==> flow/design.v <==
module single_port_mem
  #(
    parameter WIDTH = 8,
    parameter DEPTH = 64,
    parameter FILE = "",
    parameter INIT = 0
  )
  (
    input wire                     clock,
    input wire [WIDTH-1:0]         data,
    input wire [( 
  (DEPTH <= 2) ? 1 : 
  (DEPTH <= 4) ? 2 : 
  (DEPTH <= 8) ? 3 : 
  (DEPTH <= 16) ? 4 : 
  (DEPTH <= 32) ? 5 : 
  (DEPTH <= 64) ? 6 : 
  (DEPTH <= 128) ? 7 : 
  (DEPTH <= 256) ? 8 : 
  (DEPTH <= 512) ? 9 : 
  (DEPTH <= 1024) ? 10 : 
  (DEPTH <= 2048) ? 11 : 
  (DEPTH <= 4096) ? 12 : 
  (DEPTH <= 8192) ? 13 : 
  (DEPTH <= 16384) ? 14 : 
  (DEPTH <= 32768) ? 15 : 
  (DEPTH <= 65536) ? 16 : 
  (DEPTH <= 131072) ? 17 : 
  (DEPTH <= 262144) ? 18 : 
  (DEPTH <= 524288) ? 19 : 
  (DEPTH <= 1048576) ? 20 : 
  (DEPTH <= 2097152) ? 21 : 
  (DEPTH <= 4194304) ? 22 : 
  (DEPTH <= 8388608) ? 23 : 
  (DEPTH <= 16777216) ? 24 : 
  (DEPTH <= 33554432) ? 25 : 
  (DEPTH <= 67108864) ? 26 : 
  (DEPTH <= 134217728) ? 27 : 
  (DEPTH <= 268435456) ? 28 : 
  (DEPTH <= 536870912) ? 29 : 
  (DEPTH <= 1073741824) ? 30 : 
  -1)-1:0] address,
    input wire                     wr_en,
    output reg [WIDTH-1:0]         q
  );
  reg [WIDTH-1:0] mem [DEPTH-1:0] ;
  always @(posedge clock)
    begin
      if (wr_en)
        begin
          mem[address] <= data;
          q <= data;
        end
      q <= mem[address];
    end
endmodule
module delay
#(
  parameter WIDTH = 1,
  parameter DELAY = 1
)
(
  input  wire clk,
  input  wire rst,
  input  wire [WIDTH-1:0] din,
  output wire [WIDTH-1:0] dout
);
reg [WIDTH-1:0] level_buf [1:DELAY+1];
wire [WIDTH-1:0] level [0:DELAY];
assign level[0] = din;
genvar i;
generate
  for (i=0; i < DELAY; i=i+1)
    begin : gen_delay
      always @(posedge clk)
      begin
        if (rst) begin
          level_buf[i+1] <= {WIDTH{1'b0}};
        end
        else begin
          level_buf[i+1] <= level[i];
        end
      end
      assign level[i+1] = level_buf[i+1];
    end
endgenerate
assign dout = level[DELAY];
endmodule
module unit_adder 
#(
  parameter RADIX = 32
  )
(
  input wire carry_in,  
  input wire [RADIX-1:0] din_a,
  input wire [RADIX-1:0] din_b,
  output wire [RADIX-1:0] dout,
  output wire carry_out  
	);
wire [RADIX:0] dout_full;
assign dout_full = din_a + din_b + carry_in;
assign dout = dout_full[RADIX-1:0];
assign carry_out = dout_full[RADIX];
endmodule
module fp_adder 
  #(
  parameter RADIX = 32,
  parameter DIGITS = 14
  )
(
  input wire start,  
  input wire rst,
  input wire clk,
  input wire digit_in_valid,  
  input wire carry_in,
  input wire [RADIX-1:0] digit_a,
  input wire [RADIX-1:0] digit_b,
  output reg digit_out_valid,
  output reg [RADIX-1:0] digit_res,
  output reg done,   
  output reg carry_out
	);
reg running;
reg [( 
  (DIGITS <= 2) ? 1 : 
  (DIGITS <= 4) ? 2 : 
  (DIGITS <= 8) ? 3 : 
  (DIGITS <= 16) ? 4 : 
  (DIGITS <= 32) ? 5 : 
  (DIGITS <= 64) ? 6 : 
  (DIGITS <= 128) ? 7 : 
  (DIGITS <= 256) ? 8 : 
  (DIGITS <= 512) ? 9 : 
  (DIGITS <= 1024) ? 10 : 
  (DIGITS <= 2048) ? 11 : 
  (DIGITS <= 4096) ? 12 : 
  (DIGITS <= 8192) ? 13 : 
  (DIGITS <= 16384) ? 14 : 
  (DIGITS <= 32768) ? 15 : 
  (DIGITS <= 65536) ? 16 : 
  (DIGITS <= 131072) ? 17 : 
  (DIGITS <= 262144) ? 18 : 
  (DIGITS <= 524288) ? 19 : 
  (DIGITS <= 1048576) ? 20 : 
  (DIGITS <= 2097152) ? 21 : 
  (DIGITS <= 4194304) ? 22 : 
  (DIGITS <= 8388608) ? 23 : 
  (DIGITS <= 16777216) ? 24 : 
  (DIGITS <= 33554432) ? 25 : 
  (DIGITS <= 67108864) ? 26 : 
  (DIGITS <= 134217728) ? 27 : 
  (DIGITS <= 268435456) ? 28 : 
  (DIGITS <= 536870912) ? 29 : 
  (DIGITS <= 1073741824) ? 30 : 
  -1)-1:0] counter;
wire [RADIX-1:0] adder_din_a;
wire [RADIX-1:0] adder_din_b;
wire [RADIX-1:0] adder_dout;
reg adder_carry_in;
wire adder_carry_out;
assign adder_din_a = digit_in_valid ? digit_a : {RADIX{1'b0}};
assign adder_din_b = digit_in_valid ? digit_b : {RADIX{1'b0}}; 
always @(posedge clk) begin
  if (rst) begin
    running <= 1'b0;
    adder_carry_in <= 1'b0;
    counter <= {( 
  (DIGITS <= 2) ? 1 : 
  (DIGITS <= 4) ? 2 : 
  (DIGITS <= 8) ? 3 : 
  (DIGITS <= 16) ? 4 : 
  (DIGITS <= 32) ? 5 : 
  (DIGITS <= 64) ? 6 : 
  (DIGITS <= 128) ? 7 : 
  (DIGITS <= 256) ? 8 : 
  (DIGITS <= 512) ? 9 : 
  (DIGITS <= 1024) ? 10 : 
  (DIGITS <= 2048) ? 11 : 
  (DIGITS <= 4096) ? 12 : 
  (DIGITS <= 8192) ? 13 : 
  (DIGITS <= 16384) ? 14 : 
  (DIGITS <= 32768) ? 15 : 
  (DIGITS <= 65536) ? 16 : 
  (DIGITS <= 131072) ? 17 : 
  (DIGITS <= 262144) ? 18 : 
  (DIGITS <= 524288) ? 19 : 
  (DIGITS <= 1048576) ? 20 : 
  (DIGITS <= 2097152) ? 21 : 
  (DIGITS <= 4194304) ? 22 : 
  (DIGITS <= 8388608) ? 23 : 
  (DIGITS <= 16777216) ? 24 : 
  (DIGITS <= 33554432) ? 25 : 
  (DIGITS <= 67108864) ? 26 : 
  (DIGITS <= 134217728) ? 27 : 
  (DIGITS <= 268435456) ? 28 : 
  (DIGITS <= 536870912) ? 29 : 
  (DIGITS <= 1073741824) ? 30 : 
  -1){1'b0}};
    digit_out_valid <= 1'b0;
    done <= 1'b0;
    carry_out <= 1'b0;
    digit_res <= {DIGITS{1'b0}};
  end 
  else begin
    running <= done ? 1'b0 :
               start ? 1'b1 :
               running;
    adder_carry_in <= start ? carry_in :
                      digit_in_valid ?  adder_carry_out :
                      adder_carry_in;
    counter <= done ? {( 
  (DIGITS <= 2) ? 1 : 
  (DIGITS <= 4) ? 2 : 
  (DIGITS <= 8) ? 3 : 
  (DIGITS <= 16) ? 4 : 
  (DIGITS <= 32) ? 5 : 
  (DIGITS <= 64) ? 6 : 
  (DIGITS <= 128) ? 7 : 
  (DIGITS <= 256) ? 8 : 
  (DIGITS <= 512) ? 9 : 
  (DIGITS <= 1024) ? 10 : 
  (DIGITS <= 2048) ? 11 : 
  (DIGITS <= 4096) ? 12 : 
  (DIGITS <= 8192) ? 13 : 
  (DIGITS <= 16384) ? 14 : 
  (DIGITS <= 32768) ? 15 : 
  (DIGITS <= 65536) ? 16 : 
  (DIGITS <= 131072) ? 17 : 
  (DIGITS <= 262144) ? 18 : 
  (DIGITS <= 524288) ? 19 : 
  (DIGITS <= 1048576) ? 20 : 
  (DIGITS <= 2097152) ? 21 : 
  (DIGITS <= 4194304) ? 22 : 
  (DIGITS <= 8388608) ? 23 : 
  (DIGITS <= 16777216) ? 24 : 
  (DIGITS <= 33554432) ? 25 : 
  (DIGITS <= 67108864) ? 26 : 
  (DIGITS <= 134217728) ? 27 : 
  (DIGITS <= 268435456) ? 28 : 
  (DIGITS <= 536870912) ? 29 : 
  (DIGITS <= 1073741824) ? 30 : 
  -1){1'b0}} :
               running & digit_in_valid ? counter + 1 :
               counter;
    digit_out_valid <= digit_in_valid;
    digit_res <= digit_in_valid ? adder_dout : digit_res;
    done <= digit_in_valid & (counter == (DIGITS-1));
    carry_out <= digit_in_valid & (counter == (DIGITS-1)) ? adder_carry_out : carry_out;
  end
end
unit_adder #(.RADIX(RADIX)) unit_adder_inst (
  .din_a(adder_din_a),
  .din_b(adder_din_b),
  .carry_in(adder_carry_in),
  .carry_out(adder_carry_out),
  .dout(adder_dout)
  );
endmodule
module serial_comparator 
#(
  parameter RADIX = 32,
  parameter DIGITS = 14
  )
(
  input wire start,
  input wire rst,
  input wire clk,
  input wire digit_valid,
  input wire [RADIX-1:0] digit_a, 
  input wire [RADIX-1:0] digit_b, 
  output reg a_bigger_than_b,
  output reg done
);
reg comp_array [DIGITS-1:0];
reg [( 
  (DIGITS <= 2) ? 1 : 
  (DIGITS <= 4) ? 2 : 
  (DIGITS <= 8) ? 3 : 
  (DIGITS <= 16) ? 4 : 
  (DIGITS <= 32) ? 5 : 
  (DIGITS <= 64) ? 6 : 
  (DIGITS <= 128) ? 7 : 
  (DIGITS <= 256) ? 8 : 
  (DIGITS <= 512) ? 9 : 
  (DIGITS <= 1024) ? 10 : 
  (DIGITS <= 2048) ? 11 : 
  (DIGITS <= 4096) ? 12 : 
  (DIGITS <= 8192) ? 13 : 
  (DIGITS <= 16384) ? 14 : 
  (DIGITS <= 32768) ? 15 : 
  (DIGITS <= 65536) ? 16 : 
  (DIGITS <= 131072) ? 17 : 
  (DIGITS <= 262144) ? 18 : 
  (DIGITS <= 524288) ? 19 : 
  (DIGITS <= 1048576) ? 20 : 
  (DIGITS <= 2097152) ? 21 : 
  (DIGITS <= 4194304) ? 22 : 
  (DIGITS <= 8388608) ? 23 : 
  (DIGITS <= 16777216) ? 24 : 
  (DIGITS <= 33554432) ? 25 : 
  (DIGITS <= 67108864) ? 26 : 
  (DIGITS <= 134217728) ? 27 : 
  (DIGITS <= 268435456) ? 28 : 
  (DIGITS <= 536870912) ? 29 : 
  (DIGITS <= 1073741824) ? 30 : 
  -1)-1:0] counter;
reg running;
reg done_buf;
wire digit_a_bigger_than_b;
wire digit_a_equal_to_b;
assign digit_a_bigger_than_b = digit_valid & (digit_a > digit_b);
assign digit_a_equal_to_b = digit_valid & (digit_a == digit_b); 
always @(posedge clk) begin
  if (rst) begin
    comp_array[0] <= 1'b0;
    comp_array[1] <= 1'b0;
    comp_array[2] <= 1'b0;
    comp_array[3] <= 1'b0;
    comp_array[4] <= 1'b0;
    comp_array[5] <= 1'b0;
    comp_array[6] <= 1'b0;
    comp_array[7] <= 1'b0;
    comp_array[8] <= 1'b0;
    comp_array[9] <= 1'b0;
    comp_array[10] <= 1'b0;
    comp_array[11] <= 1'b0;
    comp_array[12] <= 1'b0;
    comp_array[13] <= 1'b0;
  end
  else begin
    comp_array[0] <= digit_valid & (counter == 0) ? digit_a_bigger_than_b :
                     digit_valid ? comp_array[0] & digit_a_equal_to_b :
                     comp_array[0];
    comp_array[1] <= digit_valid & (counter == 1) ? digit_a_bigger_than_b :
                     digit_valid ? comp_array[1] & digit_a_equal_to_b :
                     comp_array[1];
    comp_array[2] <= digit_valid & (counter == 2) ? digit_a_bigger_than_b :
                     digit_valid ? comp_array[2] & digit_a_equal_to_b :
                     comp_array[2];
    comp_array[3] <= digit_valid & (counter == 3) ? digit_a_bigger_than_b :
                     digit_valid ? comp_array[3] & digit_a_equal_to_b :
                     comp_array[3];
    comp_array[4] <= digit_valid & (counter == 4) ? digit_a_bigger_than_b :
                     digit_valid ? comp_array[4] & digit_a_equal_to_b :
                     comp_array[4];
    comp_array[5] <= digit_valid & (counter == 5) ? digit_a_bigger_than_b :
                     digit_valid ? comp_array[5] & digit_a_equal_to_b :
                     comp_array[5];
    comp_array[6] <= digit_valid & (counter == 6) ? digit_a_bigger_than_b :
                     digit_valid ? comp_array[6] & digit_a_equal_to_b :
                     comp_array[6];
    comp_array[7] <= digit_valid & (counter == 7) ? digit_a_bigger_than_b :
                     digit_valid ? comp_array[7] & digit_a_equal_to_b :
                     comp_array[7];
    comp_array[8] <= digit_valid & (counter == 8) ? digit_a_bigger_than_b :
                     digit_valid ? comp_array[8] & digit_a_equal_to_b :
                     comp_array[8];
    comp_array[9] <= digit_valid & (counter == 9) ? digit_a_bigger_than_b :
                     digit_valid ? comp_array[9] & digit_a_equal_to_b :
                     comp_array[9];
    comp_array[10] <= digit_valid & (counter == 10) ? digit_a_bigger_than_b :
                     digit_valid ? comp_array[10] & digit_a_equal_to_b :
                     comp_array[10];
    comp_array[11] <= digit_valid & (counter == 11) ? digit_a_bigger_than_b :
                     digit_valid ? comp_array[11] & digit_a_equal_to_b :
                     comp_array[11];
    comp_array[12] <= digit_valid & (counter == 12) ? digit_a_bigger_than_b :
                     digit_valid ? comp_array[12] & digit_a_equal_to_b :
                     comp_array[12];
    comp_array[13] <= digit_valid & (counter == 13) ? digit_a_bigger_than_b : comp_array[13];
  end
end
always @(posedge clk) begin
  if (rst) begin
    running <= 1'b0;
    done_buf <= 1'b0;
    done <= 1'b0;
    a_bigger_than_b <= 1'b0;
    counter <= {( 
  (DIGITS <= 2) ? 1 : 
  (DIGITS <= 4) ? 2 : 
  (DIGITS <= 8) ? 3 : 
  (DIGITS <= 16) ? 4 : 
  (DIGITS <= 32) ? 5 : 
  (DIGITS <= 64) ? 6 : 
  (DIGITS <= 128) ? 7 : 
  (DIGITS <= 256) ? 8 : 
  (DIGITS <= 512) ? 9 : 
  (DIGITS <= 1024) ? 10 : 
  (DIGITS <= 2048) ? 11 : 
  (DIGITS <= 4096) ? 12 : 
  (DIGITS <= 8192) ? 13 : 
  (DIGITS <= 16384) ? 14 : 
  (DIGITS <= 32768) ? 15 : 
  (DIGITS <= 65536) ? 16 : 
  (DIGITS <= 131072) ? 17 : 
  (DIGITS <= 262144) ? 18 : 
  (DIGITS <= 524288) ? 19 : 
  (DIGITS <= 1048576) ? 20 : 
  (DIGITS <= 2097152) ? 21 : 
  (DIGITS <= 4194304) ? 22 : 
  (DIGITS <= 8388608) ? 23 : 
  (DIGITS <= 16777216) ? 24 : 
  (DIGITS <= 33554432) ? 25 : 
  (DIGITS <= 67108864) ? 26 : 
  (DIGITS <= 134217728) ? 27 : 
  (DIGITS <= 268435456) ? 28 : 
  (DIGITS <= 536870912) ? 29 : 
  (DIGITS <= 1073741824) ? 30 : 
  -1){1'b0}};
  end 
  else begin
    running <= done ? 1'b0 :
               start ? 1'b1 :
               running;
    counter <= done ? {( 
  (DIGITS <= 2) ? 1 : 
  (DIGITS <= 4) ? 2 : 
  (DIGITS <= 8) ? 3 : 
  (DIGITS <= 16) ? 4 : 
  (DIGITS <= 32) ? 5 : 
  (DIGITS <= 64) ? 6 : 
  (DIGITS <= 128) ? 7 : 
  (DIGITS <= 256) ? 8 : 
  (DIGITS <= 512) ? 9 : 
  (DIGITS <= 1024) ? 10 : 
  (DIGITS <= 2048) ? 11 : 
  (DIGITS <= 4096) ? 12 : 
  (DIGITS <= 8192) ? 13 : 
  (DIGITS <= 16384) ? 14 : 
  (DIGITS <= 32768) ? 15 : 
  (DIGITS <= 65536) ? 16 : 
  (DIGITS <= 131072) ? 17 : 
  (DIGITS <= 262144) ? 18 : 
  (DIGITS <= 524288) ? 19 : 
  (DIGITS <= 1048576) ? 20 : 
  (DIGITS <= 2097152) ? 21 : 
  (DIGITS <= 4194304) ? 22 : 
  (DIGITS <= 8388608) ? 23 : 
  (DIGITS <= 16777216) ? 24 : 
  (DIGITS <= 33554432) ? 25 : 
  (DIGITS <= 67108864) ? 26 : 
  (DIGITS <= 134217728) ? 27 : 
  (DIGITS <= 268435456) ? 28 : 
  (DIGITS <= 536870912) ? 29 : 
  (DIGITS <= 1073741824) ? 30 : 
  -1){1'b0}} :
               (start | running) & digit_valid ? counter + 1 :
               counter;
    done_buf <= digit_valid & (counter == (DIGITS-1)) ? 1'b1 : 1'b0;
    done <= done_buf;
    a_bigger_than_b <= comp_array[0] | comp_array[1] | comp_array[2] | comp_array[3] | comp_array[4] | comp_array[5] | comp_array[6] | comp_array[7] | comp_array[8] | comp_array[9] | comp_array[10] | comp_array[11] | comp_array[12] | comp_array[13];
  end
end
wire comp_array_0;
wire comp_array_1;
wire comp_array_2;
wire comp_array_3;
wire comp_array_4;
wire comp_array_5;
wire comp_array_6;
wire comp_array_7;
wire comp_array_8;
wire comp_array_9;
wire comp_array_10;
wire comp_array_11;
wire comp_array_12;
wire comp_array_13;
assign comp_array_0 = comp_array[0];
assign comp_array_1 = comp_array[1];
assign comp_array_2 = comp_array[2];
assign comp_array_3 = comp_array[3];
assign comp_array_4 = comp_array[4];
assign comp_array_5 = comp_array[5];
assign comp_array_6 = comp_array[6];
assign comp_array_7 = comp_array[7];
assign comp_array_8 = comp_array[8];
assign comp_array_9 = comp_array[9];
assign comp_array_10 = comp_array[10];
assign comp_array_11 = comp_array[11];
assign comp_array_12 = comp_array[12];
assign comp_array_13 = comp_array[13];
endmodule
module fp2_sub_add_correction
#(
  parameter RADIX = 32,
  parameter DIGITS = 14,
  parameter DIGITS_LOG = ( 
  (DIGITS <= 2) ? 1 : 
  (DIGITS <= 4) ? 2 : 
  (DIGITS <= 8) ? 3 : 
  (DIGITS <= 16) ? 4 : 
  (DIGITS <= 32) ? 5 : 
  (DIGITS <= 64) ? 6 : 
  (DIGITS <= 128) ? 7 : 
  (DIGITS <= 256) ? 8 : 
  (DIGITS <= 512) ? 9 : 
  (DIGITS <= 1024) ? 10 : 
  (DIGITS <= 2048) ? 11 : 
  (DIGITS <= 4096) ? 12 : 
  (DIGITS <= 8192) ? 13 : 
  (DIGITS <= 16384) ? 14 : 
  (DIGITS <= 32768) ? 15 : 
  (DIGITS <= 65536) ? 16 : 
  (DIGITS <= 131072) ? 17 : 
  (DIGITS <= 262144) ? 18 : 
  (DIGITS <= 524288) ? 19 : 
  (DIGITS <= 1048576) ? 20 : 
  (DIGITS <= 2097152) ? 21 : 
  (DIGITS <= 4194304) ? 22 : 
  (DIGITS <= 8388608) ? 23 : 
  (DIGITS <= 16777216) ? 24 : 
  (DIGITS <= 33554432) ? 25 : 
  (DIGITS <= 67108864) ? 26 : 
  (DIGITS <= 134217728) ? 27 : 
  (DIGITS <= 268435456) ? 28 : 
  (DIGITS <= 536870912) ? 29 : 
  (DIGITS <= 1073741824) ? 30 : 
  -1), 
  parameter FILE_CONST_PX2 = "px2.mem",
  parameter FILE_CONST_PX4 = "px4.mem"
)
(
  input wire start,
  input wire rst,
  input wire clk,
  input wire [2:0] cmd,  
  input wire extension_field_op,  
  output wire mem_a_0_rd_en,
  output wire [DIGITS_LOG-1:0] mem_a_0_rd_addr,
  input  wire [RADIX-1:0] mem_a_0_dout,
  output wire mem_a_1_rd_en,
  output wire [DIGITS_LOG-1:0] mem_a_1_rd_addr,
  input  wire [RADIX-1:0] mem_a_1_dout,
  output wire mem_b_0_rd_en,
  output wire [DIGITS_LOG-1:0] mem_b_0_rd_addr,
  input  wire [RADIX-1:0] mem_b_0_dout,
  output wire mem_b_1_rd_en,
  output wire [DIGITS_LOG-1:0] mem_b_1_rd_addr,
  input  wire [RADIX-1:0] mem_b_1_dout,
  output wire px2_mem_rd_en,
  output wire [DIGITS_LOG-1:0] px2_mem_rd_addr,
  input  wire [RADIX-1:0] px2_mem_dout,
  output wire px4_mem_rd_en,
  output wire [DIGITS_LOG-1:0] px4_mem_rd_addr,
  input  wire [RADIX-1:0] px4_mem_dout,
  input wire mem_c_0_rd_en,
  input wire [DIGITS_LOG-1:0] mem_c_0_rd_addr,
  output  wire [RADIX-1:0] mem_c_0_dout,
  input wire mem_c_1_rd_en,
  input wire [DIGITS_LOG-1:0] mem_c_1_rd_addr,
  output  wire [RADIX-1:0] mem_c_1_dout,
  output reg busy,
  output reg done
);
wire left_adder_start;
wire left_adder_digit_in_valid;
wire left_adder_carry_in;
wire [RADIX-1:0] left_adder_digit_a;
wire [RADIX-1:0] left_adder_digit_b;
wire left_adder_digit_out_valid;
wire [RADIX-1:0] left_adder_digit_res;
wire left_adder_done;
wire left_adder_carry_out;
wire right_adder_start;
wire right_adder_digit_in_valid;
wire right_adder_carry_in;
wire [RADIX-1:0] right_adder_digit_a;
wire [RADIX-1:0] right_adder_digit_b;
wire right_adder_digit_out_valid;
wire [RADIX-1:0] right_adder_digit_res;
wire right_adder_done;
wire right_adder_carry_out;
reg left_comparator_start;
reg left_comparator_digit_valid;
wire [RADIX-1:0] left_comparator_digit_a;
wire [RADIX-1:0] left_comparator_digit_b;
wire left_comparator_a_bigger_than_b;
wire left_comparator_done;
wire right_comparator_start;
wire right_comparator_digit_valid;
wire [RADIX-1:0] right_comparator_digit_a;
wire [RADIX-1:0] right_comparator_digit_b;
wire right_comparator_a_bigger_than_b;
wire right_comparator_done;
wire mem_c_0_add_0_wr_en;
wire [DIGITS_LOG-1:0] mem_c_0_add_0_wr_addr;
wire [DIGITS_LOG-1:0] mem_c_0_wr_addr;
wire [RADIX-1:0] mem_c_0_add_0_din;
wire mem_c_0_add_0_rd_en;
wire [DIGITS_LOG-1:0] mem_c_0_add_0_rd_addr;
wire [RADIX-1:0] mem_c_0_add_0_dout;
wire mem_c_0_add_1_wr_en;
wire [DIGITS_LOG-1:0] mem_c_0_add_1_wr_addr;
wire [RADIX-1:0] mem_c_0_add_1_din; 
wire [RADIX-1:0] mem_c_0_add_1_dout; 
wire mem_c_1_add_0_wr_en;
wire [DIGITS_LOG-1:0] mem_c_1_add_0_wr_addr;
wire [RADIX-1:0] mem_c_1_add_0_din;
wire mem_c_1_add_0_rd_en;
wire [DIGITS_LOG-1:0] mem_c_1_add_0_rd_addr;
wire [RADIX-1:0] mem_c_1_add_0_dout;
wire mem_c_1_add_1_wr_en;
wire [DIGITS_LOG-1:0] mem_c_1_add_1_wr_addr;
wire [RADIX-1:0] mem_c_1_add_1_din; 
wire [RADIX-1:0] mem_c_1_add_1_dout; 
reg [DIGITS_LOG-1:0] rd_counter;
reg [DIGITS_LOG-1:0] rd_counter_buf;
reg add_0_running_pre;
reg add_0_running;
reg left_fpadd_correction_needed;
reg left_fpsub_correction_needed;
reg right_fpadd_correction_needed;
reg right_fpsub_correction_needed;
reg add_1_running_pre;
reg add_1_running;
reg add_counter;
wire comparator_enabled;
wire adder_1_start;
wire init_carry_in;
assign mem_c_0_dout = (cmd == 3'd3) ? mem_c_0_add_0_dout : mem_c_0_add_1_dout;
assign mem_c_1_dout = (cmd == 3'd3) ? mem_c_1_add_0_dout : mem_c_1_add_1_dout;
assign init_carry_in = (start & ((cmd == 3'd2) || (cmd == 3'd4) || (cmd == 3'd5)));
assign left_adder_start = start | adder_1_start;
assign left_adder_carry_in =  init_carry_in || (adder_1_start & left_fpadd_correction_needed);
assign left_adder_digit_in_valid = add_0_running | add_1_running;
assign left_adder_digit_a = add_0_running ? mem_a_0_dout :
                            add_1_running ? mem_c_0_add_0_dout :
                            {RADIX{1'b0}}; 
assign left_adder_digit_b = add_0_running & ((cmd == 3'd1) || (cmd == 3'd3)) ? mem_b_0_dout :
                            add_0_running ? ~(mem_b_0_dout) :
                            add_1_running & (cmd == 3'd1) & left_fpadd_correction_needed ? ~(px2_mem_dout) :
                            add_1_running & (((cmd == 3'd2) & left_fpsub_correction_needed) || (cmd == 3'd4)) ? px2_mem_dout :
                            add_1_running & (cmd == 3'd5)? px4_mem_dout :
                            {RADIX{1'b0}};
assign right_adder_start = left_adder_start & extension_field_op;
assign right_adder_carry_in = init_carry_in || ((cmd == 3'd1) & right_fpadd_correction_needed);
assign right_adder_digit_in_valid = left_adder_digit_in_valid & extension_field_op;
assign right_adder_digit_a = add_0_running & extension_field_op ? mem_a_1_dout :
                             add_1_running & extension_field_op ? mem_c_1_add_0_dout :
                            {RADIX{1'b0}}; 
assign right_adder_digit_b = add_0_running & extension_field_op & ((cmd == 3'd1) || (cmd == 3'd3)) ? mem_b_1_dout :
                             add_0_running & extension_field_op ? ~(mem_b_1_dout) :
                             add_1_running & extension_field_op & (cmd == 3'd1) & right_fpadd_correction_needed ? ~(px2_mem_dout) :
                             add_1_running & extension_field_op & (((cmd == 3'd2) & right_fpsub_correction_needed) || (cmd == 3'd4)) ? px2_mem_dout :
                             add_1_running & extension_field_op & (cmd == 3'd5)? px4_mem_dout :
                             {RADIX{1'b0}};
assign mem_a_0_rd_en = add_0_running_pre;
assign mem_a_0_rd_addr = mem_a_0_rd_en ? rd_counter : {DIGITS_LOG{1'b0}};
assign mem_b_0_rd_en = mem_a_0_rd_en;
assign mem_b_0_rd_addr = mem_a_0_rd_addr;
assign mem_c_0_add_0_wr_en = left_adder_digit_out_valid & (add_counter == 1'b0);
assign mem_c_0_add_0_wr_addr = (add_counter == 1'b0) ? mem_c_0_wr_addr : {DIGITS_LOG{1'b0}};
assign mem_c_0_add_0_din = (add_counter == 1'b0) ? left_adder_digit_res : {RADIX{1'b0}};
assign mem_c_0_add_0_rd_en = add_1_running_pre;
assign mem_c_0_add_0_rd_addr = (add_counter == 1'b1) ? rd_counter : {DIGITS_LOG{1'b0}};
assign mem_c_0_add_1_wr_en = left_adder_digit_out_valid & (add_counter == 1'b1);
assign mem_c_0_add_1_wr_addr = (add_counter == 1'b1) ? mem_c_0_wr_addr : {DIGITS_LOG{1'b0}};
assign mem_c_0_add_1_din = (add_counter == 1'b1) ? left_adder_digit_res : {RADIX{1'b0}};
assign mem_a_1_rd_addr = mem_a_0_rd_addr;
assign mem_a_1_rd_en = mem_a_0_rd_en;
assign mem_b_1_rd_addr = mem_b_0_rd_addr;
assign mem_b_1_rd_en = mem_b_0_rd_en;
assign mem_c_1_add_0_wr_en = extension_field_op & mem_c_0_add_0_wr_en;
assign mem_c_1_add_0_wr_addr = extension_field_op ? mem_c_0_add_0_wr_addr : {DIGITS_LOG{1'b0}};
assign mem_c_1_add_0_din = (add_counter == 1'b0) & extension_field_op ? right_adder_digit_res : {RADIX{1'b0}};
assign mem_c_1_add_0_rd_en = extension_field_op & add_1_running_pre;
assign mem_c_1_add_0_rd_addr = extension_field_op ? mem_c_0_add_0_rd_addr : {DIGITS_LOG{1'b0}};
assign mem_c_1_add_1_wr_en = extension_field_op & mem_c_0_add_1_wr_en;
assign mem_c_1_add_1_wr_addr = extension_field_op ? mem_c_0_add_1_wr_addr : {DIGITS_LOG{1'b0}};
assign mem_c_1_add_1_din = extension_field_op & (add_counter == 1'b1) ? right_adder_digit_res : {RADIX{1'b0}};
assign comparator_enabled = (add_counter == 1'b0) & (cmd == 3'd1);
assign left_comparator_digit_a = comparator_enabled ? left_adder_digit_res : {RADIX{1'b0}};
assign left_comparator_digit_b = comparator_enabled ? px2_mem_dout : {RADIX{1'b0}};
assign right_comparator_start = left_comparator_start & extension_field_op;
assign right_comparator_digit_valid = left_comparator_digit_valid & extension_field_op;
assign right_comparator_digit_a = comparator_enabled & extension_field_op ? right_adder_digit_res : {RADIX{1'b0}};
assign right_comparator_digit_b = extension_field_op ? left_comparator_digit_b : {RADIX{1'b0}};
assign px2_mem_rd_en = (cmd == 3'd1) || (((cmd == 3'd2) || (cmd == 3'd4)) & add_1_running_pre);
assign px2_mem_rd_addr = (add_1_running_pre & px2_mem_rd_en) ? rd_counter : 
                         px2_mem_rd_en ? rd_counter_buf :
                         {DIGITS_LOG{1'b0}};
assign px4_mem_rd_en = (cmd == 3'd5) & add_1_running_pre;
assign px4_mem_rd_addr = px4_mem_rd_en ? rd_counter : {DIGITS_LOG{1'b0}}; 
always @(posedge clk) begin
  if (rst) begin
    add_0_running_pre <= 1'b0;
    add_0_running <= 1'b0;
    add_1_running_pre <= 1'b0;
    add_1_running <= 1'b0;
    busy <= 1'b0;
    done <= 1'b0;
    add_counter <= 1'b0;  
    rd_counter <= {DIGITS_LOG{1'b0}};
    rd_counter_buf <= {DIGITS_LOG{1'b0}};
    left_comparator_start <= 1'b0;
    left_comparator_digit_valid <= 1'b0; 
    left_fpadd_correction_needed <= 1'b0;
    right_fpadd_correction_needed <= 1'b0;
    left_fpsub_correction_needed <= 1'b0; 
    right_fpsub_correction_needed <= 1'b0;  
  end 
  else begin
    add_0_running_pre <= start ? 1'b1 :
                         (rd_counter == (DIGITS-1)) ? 1'b0 :
                         add_0_running_pre;
    add_0_running <= add_0_running_pre;
    add_1_running_pre <= adder_1_start ? 1'b1 :  
                         (rd_counter == (DIGITS-1)) ? 1'b0 :
                         add_1_running_pre;
    add_1_running <= add_1_running_pre;
    add_counter <= start | done ? 1'b0 :
                   left_adder_done ? 1'b1 :
                   add_counter;
    busy <= start ? 1'b1 :
            done ? 1'b0 :
            busy;
    rd_counter <= start | adder_1_start ? {DIGITS_LOG{1'b0}} :  
                  busy & (rd_counter < (DIGITS-1)) ? rd_counter + 1 :
                  rd_counter;
    rd_counter_buf <= rd_counter;
    left_comparator_start <= left_adder_start & (add_counter == 1'b0) & (cmd == 3'd1);
    left_comparator_digit_valid <= (add_counter == 1'b0) & (cmd == 3'd1) ? left_adder_digit_in_valid : 1'b0; 
    left_fpadd_correction_needed <= start | done ? 1'b0 :
                                    (cmd == 3'd1) & left_comparator_a_bigger_than_b & left_comparator_done ? 1'b1 :
                                    left_fpadd_correction_needed;
    right_fpadd_correction_needed <= start | done ? 1'b0 :
                                    (cmd == 3'd1) & right_comparator_a_bigger_than_b & right_comparator_done ? 1'b1 :
                                    right_fpadd_correction_needed;
    left_fpsub_correction_needed <= start | done ? 1'b0 :
                                    (mem_c_0_add_0_wr_en & (mem_c_0_add_0_wr_addr == (DIGITS-1))) ? mem_c_0_add_0_din[RADIX-1] :
                                    left_fpsub_correction_needed;
    right_fpsub_correction_needed <= start | done ? 1'b0 :
                                    (mem_c_1_add_0_wr_en & (mem_c_1_add_0_wr_addr == (DIGITS-1))) ? mem_c_1_add_0_din[RADIX-1] :
                                    right_fpsub_correction_needed;
    done <= (cmd == 3'd3) ? mem_c_0_add_0_wr_en & (mem_c_0_wr_addr == (DIGITS-1)) :
            (add_counter == 1'b1) & mem_c_0_add_1_wr_en & (mem_c_0_wr_addr == (DIGITS-1));
  end
end
fp_adder #(.RADIX(RADIX), .DIGITS(DIGITS)) fp_left_adder_inst (
  .start(left_adder_start),
  .rst(rst),
  .clk(clk),
  .digit_in_valid(left_adder_digit_in_valid),
  .carry_in(left_adder_carry_in),
  .digit_a(left_adder_digit_a),
  .digit_b(left_adder_digit_b),
  .digit_out_valid(left_adder_digit_out_valid),
  .digit_res(left_adder_digit_res),
  .done(left_adder_done),
  .carry_out(left_adder_carry_out)
  );
fp_adder #(.RADIX(RADIX), .DIGITS(DIGITS)) fp_right_adder_inst (
  .start(right_adder_start),
  .rst(rst),
  .clk(clk),
  .digit_in_valid(right_adder_digit_in_valid),
  .carry_in(right_adder_carry_in),
  .digit_a(right_adder_digit_a),
  .digit_b(right_adder_digit_b),
  .digit_out_valid(right_adder_digit_out_valid),
  .digit_res(right_adder_digit_res),
  .done(right_adder_done),
  .carry_out(right_adder_carry_out)
  );
serial_comparator #(.RADIX(RADIX), .DIGITS(DIGITS)) left_serial_comparator_inst (
  .start(left_comparator_start),
  .rst(rst),
  .clk(clk),
  .digit_valid(left_comparator_digit_valid), 
  .digit_a(left_comparator_digit_a),
  .digit_b(left_comparator_digit_b), 
  .a_bigger_than_b(left_comparator_a_bigger_than_b),
  .done(left_comparator_done)
  );
serial_comparator #(.RADIX(RADIX), .DIGITS(DIGITS)) right_serial_comparator_inst (
  .start(right_comparator_start),
  .rst(rst),
  .clk(clk),
  .digit_valid(right_comparator_digit_valid), 
  .digit_a(right_comparator_digit_a),
  .digit_b(right_comparator_digit_b), 
  .a_bigger_than_b(right_comparator_a_bigger_than_b),
  .done(right_comparator_done)
  );
single_port_mem #(.WIDTH(RADIX), .DEPTH(DIGITS)) single_port_mem_inst_c_0_add_0 (  
  .clock(clk),
  .data(mem_c_0_add_0_din),
  .address(mem_c_0_add_0_wr_en ? mem_c_0_add_0_wr_addr : (mem_c_0_add_0_rd_en ? mem_c_0_add_0_rd_addr : mem_c_0_rd_addr)),
  .wr_en(mem_c_0_add_0_wr_en),
  .q(mem_c_0_add_0_dout)
  );
single_port_mem #(.WIDTH(RADIX), .DEPTH(DIGITS)) single_port_mem_inst_c_0_add_1 (  
  .clock(clk),
  .data(mem_c_0_add_1_din),
  .address(mem_c_0_add_1_wr_en ? mem_c_0_add_1_wr_addr : mem_c_0_rd_addr),
  .wr_en(mem_c_0_add_1_wr_en),
  .q(mem_c_0_add_1_dout)
  );
single_port_mem #(.WIDTH(RADIX), .DEPTH(DIGITS)) single_port_mem_inst_c_1_add_0 (  
  .clock(clk),
  .data(mem_c_1_add_0_din),
  .address(mem_c_1_add_0_wr_en ? mem_c_1_add_0_wr_addr : (mem_c_1_add_0_rd_en ? mem_c_1_add_0_rd_addr : mem_c_1_rd_addr)),
  .wr_en(mem_c_1_add_0_wr_en),
  .q(mem_c_1_add_0_dout)
  );
single_port_mem #(.WIDTH(RADIX), .DEPTH(DIGITS)) single_port_mem_inst_c_1_add_1 (  
  .clock(clk),
  .data(mem_c_1_add_1_din),
  .address(mem_c_1_add_1_wr_en ? mem_c_1_add_1_wr_addr : mem_c_1_rd_addr),
  .wr_en(mem_c_1_add_1_wr_en),
  .q(mem_c_1_add_1_dout)
  );
delay #(.WIDTH(1), .DELAY(3)) delay_inst_adder_1_start (
  .clk(clk),
  .rst(rst),
  .din(left_adder_done & (add_counter == 1'b0) & (cmd != 3'd3)),
  .dout(adder_1_start)
  );
delay #(.WIDTH(DIGITS_LOG), .DELAY(1)) delay_inst_mem_c_0_wr_addr (
  .clk(clk),
  .rst(rst),
  .din(rd_counter_buf),
  .dout(mem_c_0_wr_addr)
  );
endmodule
# [Tool chain data of fp2_sub_add_correction]
# Each step is given for the RTL above and for the edited RTL.
# Lines under "before" count in the file above, lines under "after" in the edited file.
# "delta": "after" minus "before" as printed here. "change_rel_pct": 100 x difference / "before".
# Operators carry their Yosys type and port widths (W data, S select, Z words).
# Cell names lack the library's common part.
# A cell with n/a has no value.
[inputs] top_module="fp2_sub_add_correction" clock_port="clk" lib="sky130hd" pvt_corner="tt_025C_1v80"

# [Diff]
# Unified diff, file above to edited file.
# This change comes from a script, not from a designer. The edited design behaves differently; no optimisation was intended.
# begin of diff
@@ -484,5 +484,5 @@
 module fp2_sub_add_correction
 #(
-  parameter RADIX = 32,
+  parameter RADIX = 48,
   parameter DIGITS = 14,
   parameter DIGITS_LOG = ( 
# end of diff

# [Word level]
# Yosys after proc, flatten, opt, wreduce and memory -nomap, before mapping. Print and check cells are not counted. Equal cells are merged and count once.
# Memory sizes are those after Yosys's memory passes, which may raise the word count (mostly to a power of two), join words into wider ones and drop unused or constant bits.
[bits] element="ff_bits" before=145 after=177 delta=32 change_rel_pct=22.07
[bits] element="mem_bits_rw" before=1792 after=2688 delta=896 change_rel_pct=50.00
[bits] element="clocked_rd_ports_x_width" before=128 after=192 delta=64 change_rel_pct=50.00
[bits] element="n_memories" before=4 after=4 delta=0 change_rel_pct=0.00
[bits] element="out_inout_bits" before=96 after=128 delta=32 change_rel_pct=33.33
[bits] element="elab_cells" before=431 after=431 delta=0 change_rel_pct=0.00
[classes] element="n_addsub" before=8 after=8 delta=0 change_rel_pct=0.00
[classes] element="cmp" before=3 after=3 delta=0 change_rel_pct=0.00
[classes] element="n_eq" before=39 after=39 delta=0 change_rel_pct=0.00
[classes] element="muxes" before=120 after=120 delta=0 change_rel_pct=0.00
[classes] element="bitwise" before=145 after=145 delta=0 change_rel_pct=0.00
[classes] element="n_reduce_logical" before=47 after=47 delta=0 change_rel_pct=0.00
[mem_list] element="mem_shapes" before="single_port_mem_inst_c_0_add_0.mem 14x32 r1 w1; single_port_mem_inst_c_0_add_1.mem 14x32 r1 w1; single_port_mem_inst_c_1_add_0.mem 14x32 r1 w1; single_port_mem_inst_c_1_add_1.mem 14x32 r1 w1" after="single_port_mem_inst_c_0_add_0.mem 14x48 r1 w1; single_port_mem_inst_c_0_add_1.mem 14x48 r1 w1; single_port_mem_inst_c_1_add_0.mem 14x48 r1 w1; single_port_mem_inst_c_1_add_1.mem 14x48 r1 w1"
[op_table] operator="$mux W32" before=32 after=0 delta=-32 change_rel_pct=-100.00
[op_table] operator="$mux W48" before=0 after=32 delta=32
[op_table] operator="$not A32 Y32" before=3 after=0 delta=-3 change_rel_pct=-100.00
[op_table] operator="$not A48 Y48" before=0 after=3 delta=3
[op_table] operator="$add A32 B32 Y33" before=2 after=0 delta=-2 change_rel_pct=-100.00
[op_table] operator="$add A33 B1 Y33" before=2 after=0 delta=-2 change_rel_pct=-100.00
[op_table] operator="$eq A32 B32 Y1" before=2 after=0 delta=-2 change_rel_pct=-100.00
[op_table] operator="$gt A32 B32 Y1" before=2 after=0 delta=-2 change_rel_pct=-100.00
[op_table] operator="$add A48 B48 Y49" before=0 after=2 delta=2
[op_table] operator="$add A49 B1 Y49" before=0 after=2 delta=2
[op_table] operator="$eq A48 B48 Y1" before=0 after=2 delta=2
[op_table] operator="$gt A48 B48 Y1" before=0 after=2 delta=2
# Unchanged operator kinds not shown: 19.

# [Depth]
# Yosys ltp: most cells in a row. Word level: on the elaborated netlist, between registers, memories and ports. Mapped: between sequential cells and ports; inverters and the memories' decode and read muxes count.
[depth] element="word_depth" before=13 after=13 delta=0 change_rel_pct=0.00
[depth] element="ABC_AREA" before="0" after="0"
[depth] element="ltp_mapped" before=20 after=22 delta=2 change_rel_pct=10.00
[depth] element="depth_no_buf" before=19 after=19 delta=0 change_rel_pct=0.00

# [Netlist]
# Yosys stat after the flow's synthesis: flattened, memories mapped to cells. It holds for the ABC_AREA given above (unset counts as 0); a run with the other value may have another netlist.
[by_type] type="edfxtp_1" before=1792 after=2688 delta=896 change_rel_pct=50.00
[by_type] type="nand2_1" before=547 after=1142 delta=595 change_rel_pct=108.78
[by_type] type="mux4_2" before=352 after=528 delta=176 change_rel_pct=50.00
[by_type] type="clkbuf_1" before=236 after=403 delta=167 change_rel_pct=70.76
[by_type] type="nor2_1" before=205 after=353 delta=148 change_rel_pct=72.20
[by_type] type="a21oi_1" before=160 after=307 delta=147 change_rel_pct=91.88
[by_type] type="nand3_1" before=78 after=212 delta=134 change_rel_pct=171.79
[by_type] type="and3_1" before=79 after=208 delta=129 change_rel_pct=163.29
[by_type] type="dfxtp_1" before=273 after=369 delta=96 change_rel_pct=35.16
[by_type] type="a211oi_1" before=151 after=69 delta=-82 change_rel_pct=-54.30
[by_type] type="a31oi_1" before=82 after=163 delta=81 change_rel_pct=98.78
[by_type] type="o21ai_0" before=129 after=202 delta=73 change_rel_pct=56.59
[by_type] type="ha_1" before=139 after=203 delta=64 change_rel_pct=46.04
[by_type] type="mux2_2" before=130 after=192 delta=62 change_rel_pct=47.69
[by_type] type="buf_1" before=17 after=78 delta=61 change_rel_pct=358.82
[by_type] type="o22a_1" before=0 after=48 delta=48
[by_type] type="a21o_1" before=64 after=105 delta=41 change_rel_pct=64.06
[by_type] type="o22ai_1" before=40 after=0 delta=-40 change_rel_pct=-100.00
# Unchanged cell types not shown: 6.
# Not every row of either side is listed.
[mapped] element="mapped_cells" before=5552 after=8459 delta=2907 change_rel_pct=52.36
[mapped] element="yosys_area_um2" before=86842.0 after=128645.9 delta=41803.9 change_rel_pct=48.14
[mapped] element="seq_area_um2" before=59276.9 after=88104.5 delta=28827.6 change_rel_pct=48.63
[mapped] element="ffs" before=2065 after=3057 delta=992 change_rel_pct=48.04
[mapped] element="buf_cells" before=367 after=578 delta=211 change_rel_pct=57.49
# The figures by module come from a second, unflattened synthesis with its own total; it is not the netlist above.
[hier_totals] element="cells_unflattened" before=5459 after=8021 delta=2562 change_rel_pct=46.93
[hier_totals] element="area_unflattened_um2" before=89086.7 after=131586.2 delta=42499.5 change_rel_pct=47.71
# Rows give one instance, submodules left out.
[modules_before] mod="single_port_mem" instances=4 cells=768 area_um2=17649.4
[modules_before] mod="fp2_sub_add_correction" instances=1 cells=999 area_um2=7209.4
[modules_before] mod="serial_comparator" instances=2 cells=244 area_um2=1946.9
[modules_before] mod="fp_adder" instances=2 cells=210 area_um2=1909.3
[modules_before] mod="unit_adder (RADIX=32)" instances=2 cells=233 area_um2=1691.6
[modules_before] mod="delay" instances=1 cells=8 area_um2=105.1
[modules_before] mod="delay" instances=1 cells=6 area_um2=78.8
[modules_after] mod="single_port_mem" instances=4 cells=1140 area_um2=26394.1
[modules_after] mod="fp2_sub_add_correction" instances=1 cells=1383 area_um2=10063.4
[modules_after] mod="unit_adder (RADIX=48)" instances=2 cells=407 area_um2=2787.7
[modules_after] mod="fp_adder" instances=2 cells=298 area_um2=2715.1
[modules_after] mod="serial_comparator" instances=2 cells=327 area_um2=2378.5
[modules_after] mod="delay" instances=1 cells=8 area_um2=105.1
[modules_after] mod="delay" instances=1 cells=6 area_um2=78.8

# [Timing after synthesis]
# OpenSTA on the mapped netlist: ideal clock, no wires. The path of least setup slack (recovery checks aside). Input and output delay are each 20% of the period. Register names are those of the netlist, which keeps one name where synthesis merged equal registers.
[synth_timing] element="path_kind" before="input to register" after="input to register"
[synth_timing] element="start" before="input port mem_c_0_rd_addr[3]" after="input port mem_c_0_rd_addr[0]"
[synth_timing] element="end" before="memory single_port_mem_inst_c_0_add_0.mem[12][0]" after="memory single_port_mem_inst_c_0_add_0.mem[11][0]"
[synth_timing] element="clock_period_ns" before=5.0 after=5.0 delta=0.0 change_rel_pct=0.00
[synth_timing] element="in_delay_ns" before=1.000 after=1.000 delta=0.000 change_rel_pct=0.00
[synth_timing] element="setup_time_ns" before=0.595 after=0.573 delta=-0.022
[synth_timing] element="t_first_pin_ns" before=1.000 after=1.000 delta=0.000 change_rel_pct=0.00
[synth_timing] element="arrival_ns" before=6.193 after=6.417 delta=0.224 change_rel_pct=3.62
[synth_timing] element="required_ns" before=4.405 after=4.427 delta=0.022 change_rel_pct=0.50
[synth_timing] element="path_slack_ns" before=-1.788 after=-1.990 delta=-0.202
[synth_timing] element="delay_ns" before=5.788 after=5.990 delta=0.202 change_rel_pct=3.49
[synth_timing] element="path_stages" before=2 after=7 delta=5 change_rel_pct=250.00
[synth_timing] element="period_less_setup_slack_ns" before=6.788 after=6.99 delta=0.202 change_rel_pct=2.98
# "delay_ns" = arrival - input delay + setup time.
# "path_stages": output pins that drive a net of the path, with the launching flip-flop's if there is one; two outputs of one cell count as two.
# "period_less_setup_slack_ns" = period - worst setup slack (recovery checks aside). The figure is calculated, with input and output delays left at 20% of the set period.
# Between the ends stands the longest chain of elaborated cells between them, by number of cells; it is not shown to be the way that was timed. Of several equally long chains one is given.
# A line is the first line of the expression or statement that the cell stems from. Yosys adds cells for indexed reads and writes and turns some case tables into memories.
[synth_via_before] path_cell_list="nand2_1 a2111oi_0" elab_chain_len=3 cells_between=3 cone_lines=2 classes_between="3 x mux"
[synth_lines_before] element="start, declared" line=548 rtl="input wire [DIGITS_LOG-1:0] mem_c_0_rd_addr,"
[synth_lines_before] element="$mux W4 (2 in a row)" line=789 rtl=".address(mem_c_0_add_0_wr_en ? mem_c_0_add_0_wr_addr : (mem_c_0_add_0_rd_en ? mem_c_0_add_0_rd_addr : mem_c_0_ ..."
[synth_lines_before] element="$mux W4" line=49 rtl="if (wr_en)"
[synth_lines_before] element="end, declared" line=46 rtl="reg [WIDTH-1:0] mem [DEPTH-1:0] ;"
[synth_via_after] path_cell_list="nand2_1 and2_1 clkbuf_1 clkbuf_1 buf_2 buf_1 nor4_1" elab_chain_len=3 cells_between=3 cone_lines=2 classes_between="3 x mux"
[synth_lines_after] element="start, declared" line=548 rtl="input wire [DIGITS_LOG-1:0] mem_c_0_rd_addr,"
[synth_lines_after] element="$mux W4 (2 in a row)" line=789 rtl=".address(mem_c_0_add_0_wr_en ? mem_c_0_add_0_wr_addr : (mem_c_0_add_0_rd_en ? mem_c_0_add_0_rd_addr : mem_c_0_ ..."
[synth_lines_after] element="$mux W4" line=49 rtl="if (wr_en)"
[synth_lines_after] element="end, declared" line=46 rtl="reg [WIDTH-1:0] mem [DEPTH-1:0] ;"

# [Worst path after layout]
# From the final timing report of the runs of pair A: the path of least setup slack in the routed layout; clock arrival at registers is part of the times.
[layout_timing] element="path_kind" before="input to register" after="input to output"
[layout_timing] element="start" before="input port cmd[2]" after="input port cmd[0]"
[layout_timing] element="end" before="register fp_left_adder_inst.digit_res[26]" after="output port mem_c_0_dout[15]"
[layout_timing] element="clock_period_ns" before=8.64 after=8.64 delta=0.00 change_rel_pct=0.00
[layout_timing] element="in_delay_ns" before=1.73 after=1.73 delta=0.00 change_rel_pct=0.00
[layout_timing] element="out_delay_ns" after=1.73
[layout_timing] element="setup_time_ns" before=0.06
[layout_timing] element="t_first_pin_ns" before=1.73 after=1.73 delta=0.00 change_rel_pct=0.00
[layout_timing] element="arrival_ns" before=6.96 after=4.44 delta=-2.52 change_rel_pct=-36.21
[layout_timing] element="required_ns" before=9.43 after=6.91 delta=-2.52 change_rel_pct=-26.72
[layout_timing] element="path_slack_ns" before=2.47 after=2.47 delta=0.00
[layout_timing] element="path_stages" before=18 after=6 delta=-12 change_rel_pct=-66.67
# Between the ends stands the longest chain of elaborated cells between them, by number of cells; it is not shown to be the way that was timed. Of several equally long chains one is given.
[layout_via_before] path_cell_list="clkdlybuf4s50_1 nand2b_4 buf_4 xor2_1 nand2_1 o21ai_0 fa_1 inv_1 fa_1 nor2b_1 o21bai_1 a21boi_1 o211ai_1 a211o_1 a22oi_2 a21oi_1 or4_1 nand3_1" elab_chain_len=11 cells_between=21 classes_between="2 x add/sub; 5 x eq/ne; 6 x mux; 6 x logic; 2 x reduce/logical"
[layout_lines_before] element="start, declared" line=527 rtl="input wire [2:0] cmd,"
[layout_lines_before] element="$eq A3 B2 Y1" line=633 rtl="add_1_running & (((cmd == 3'd2) & left_fpsub_correction_needed) || (cmd == 3'd4)) ? px2_mem_dout :"
[layout_lines_before] element="$and A1 B1 Y1" line=633
[layout_lines_before] element="$logic_or A1 B1 Y1" line=633
[layout_lines_before] element="$and A1 B1 Y1" line=633
[layout_lines_before] element="$mux W32" line=633
[layout_lines_before] element="$mux W32" line=632 rtl="add_1_running & (cmd == 3'd1) & left_fpadd_correction_needed ? ~(px2_mem_dout) :"
[layout_lines_before] element="$mux W32" line=631 rtl="add_0_running ? ~(mem_b_0_dout) :"
[layout_lines_before] element="$mux W32" line=630 rtl="assign left_adder_digit_b = add_0_running & ((cmd == 3'd1) || (cmd == 3'd3)) ? mem_b_0_dout :"
[layout_lines_before] element="$mux W32" line=162 rtl="assign adder_din_b = digit_in_valid ? digit_b : {RADIX{1'b0}};"
[layout_lines_before] element="$add A32 B32 Y33" line=101 rtl="assign dout_full = din_a + din_b + carry_in;"
[layout_lines_before] element="$add A33 B1 Y33" line=101
[layout_lines_before] element="end, assigned" line=202 rtl="digit_res <= {DIGITS{1'b0}};"
[layout_lines_before] element="end, assigned" line=246 rtl="digit_res <= digit_in_valid ? adder_dout : digit_res;"
[layout_lines_before] element="end, declared" line=119 rtl="output reg [RADIX-1:0] digit_res,"
[layout_via_after] path_cell_list="clkdlybuf4s15_2 nor2b_4 nand2_8 buf_12 mux2_2 clkdlybuf4s50_1" elab_chain_len=2 cells_between=2 classes_between="1 x eq/ne; 1 x mux"
[layout_lines_after] element="start, declared" line=527 rtl="input wire [2:0] cmd,"
[layout_lines_after] element="$eq A3 B2 Y1" line=621 rtl="assign mem_c_0_dout = (cmd == 3'd3) ? mem_c_0_add_0_dout : mem_c_0_add_1_dout;"
[layout_lines_after] element="$mux W48" line=621
[layout_lines_after] element="end, declared" line=549 rtl="output  wire [RADIX-1:0] mem_c_0_dout,"

# [Layout results]
# Both versions went through the flow (Yosys, OpenROAD) with the same settings in each pair. Constraints: input delay and output delay 20% of the set period each, output load 0.01 pF.
[flow_settings_pair_A] CAP_MARGIN=0 CELL_PAD_IN_SITES_DETAIL_PLACEMENT=2 CORE_MARGIN=8 CORE_UTILIZATION=38 CTS_CLUSTER_DIAMETER=147 GPL_ROUTABILITY_DRIVEN=0 MAX_ROUTING_LAYER="met4" PLACE_DENSITY=0.44 SETUP_SLACK_MARGIN=2.34 period_ns=8.64 SLEW_MARGIN=20
[results_pair_A] element="post_synth_area_um2" before=86842.0 after=128645.9 delta=41803.9 change_rel_pct=48.14
[results_pair_A] element="die_um2" before=244085.0 after=357419.0 delta=113334.0 change_rel_pct=46.43
[results_pair_A] element="post_route_stdcell_area_um2" before=101223.0 after=150234.0 delta=49011.0 change_rel_pct=48.42
[results_pair_A] element="util_pct" before=44.5 after=44.6 delta=0.1
[results_pair_A] element="setup_worst_slack_ns" before=2.470 after=2.472 delta=0.002
[results_pair_A] element="setup_tns_ns" before=0.000 after=0.000 delta=0.000
[results_pair_A] element="fin_hold_ws_ns" before=0.450 after=0.442 delta=-0.008
[results_pair_A] element="power_total_mw" before=21.749 after=32.610 delta=10.861 change_rel_pct=49.94
[results_pair_A] element="timing.achieved_period_ns" before=6.170 after=6.168 delta=-0.002 change_rel_pct=-0.03
# By "timing.achieved_period_ns" is meant the clock period of the run minus its worst setup slack. This is arithmetic on one report: input and output delays are still those of the set period (20% each).
# "power_total_mw" rests on the timing tool's default activity at the inputs, not on a simulated workload.
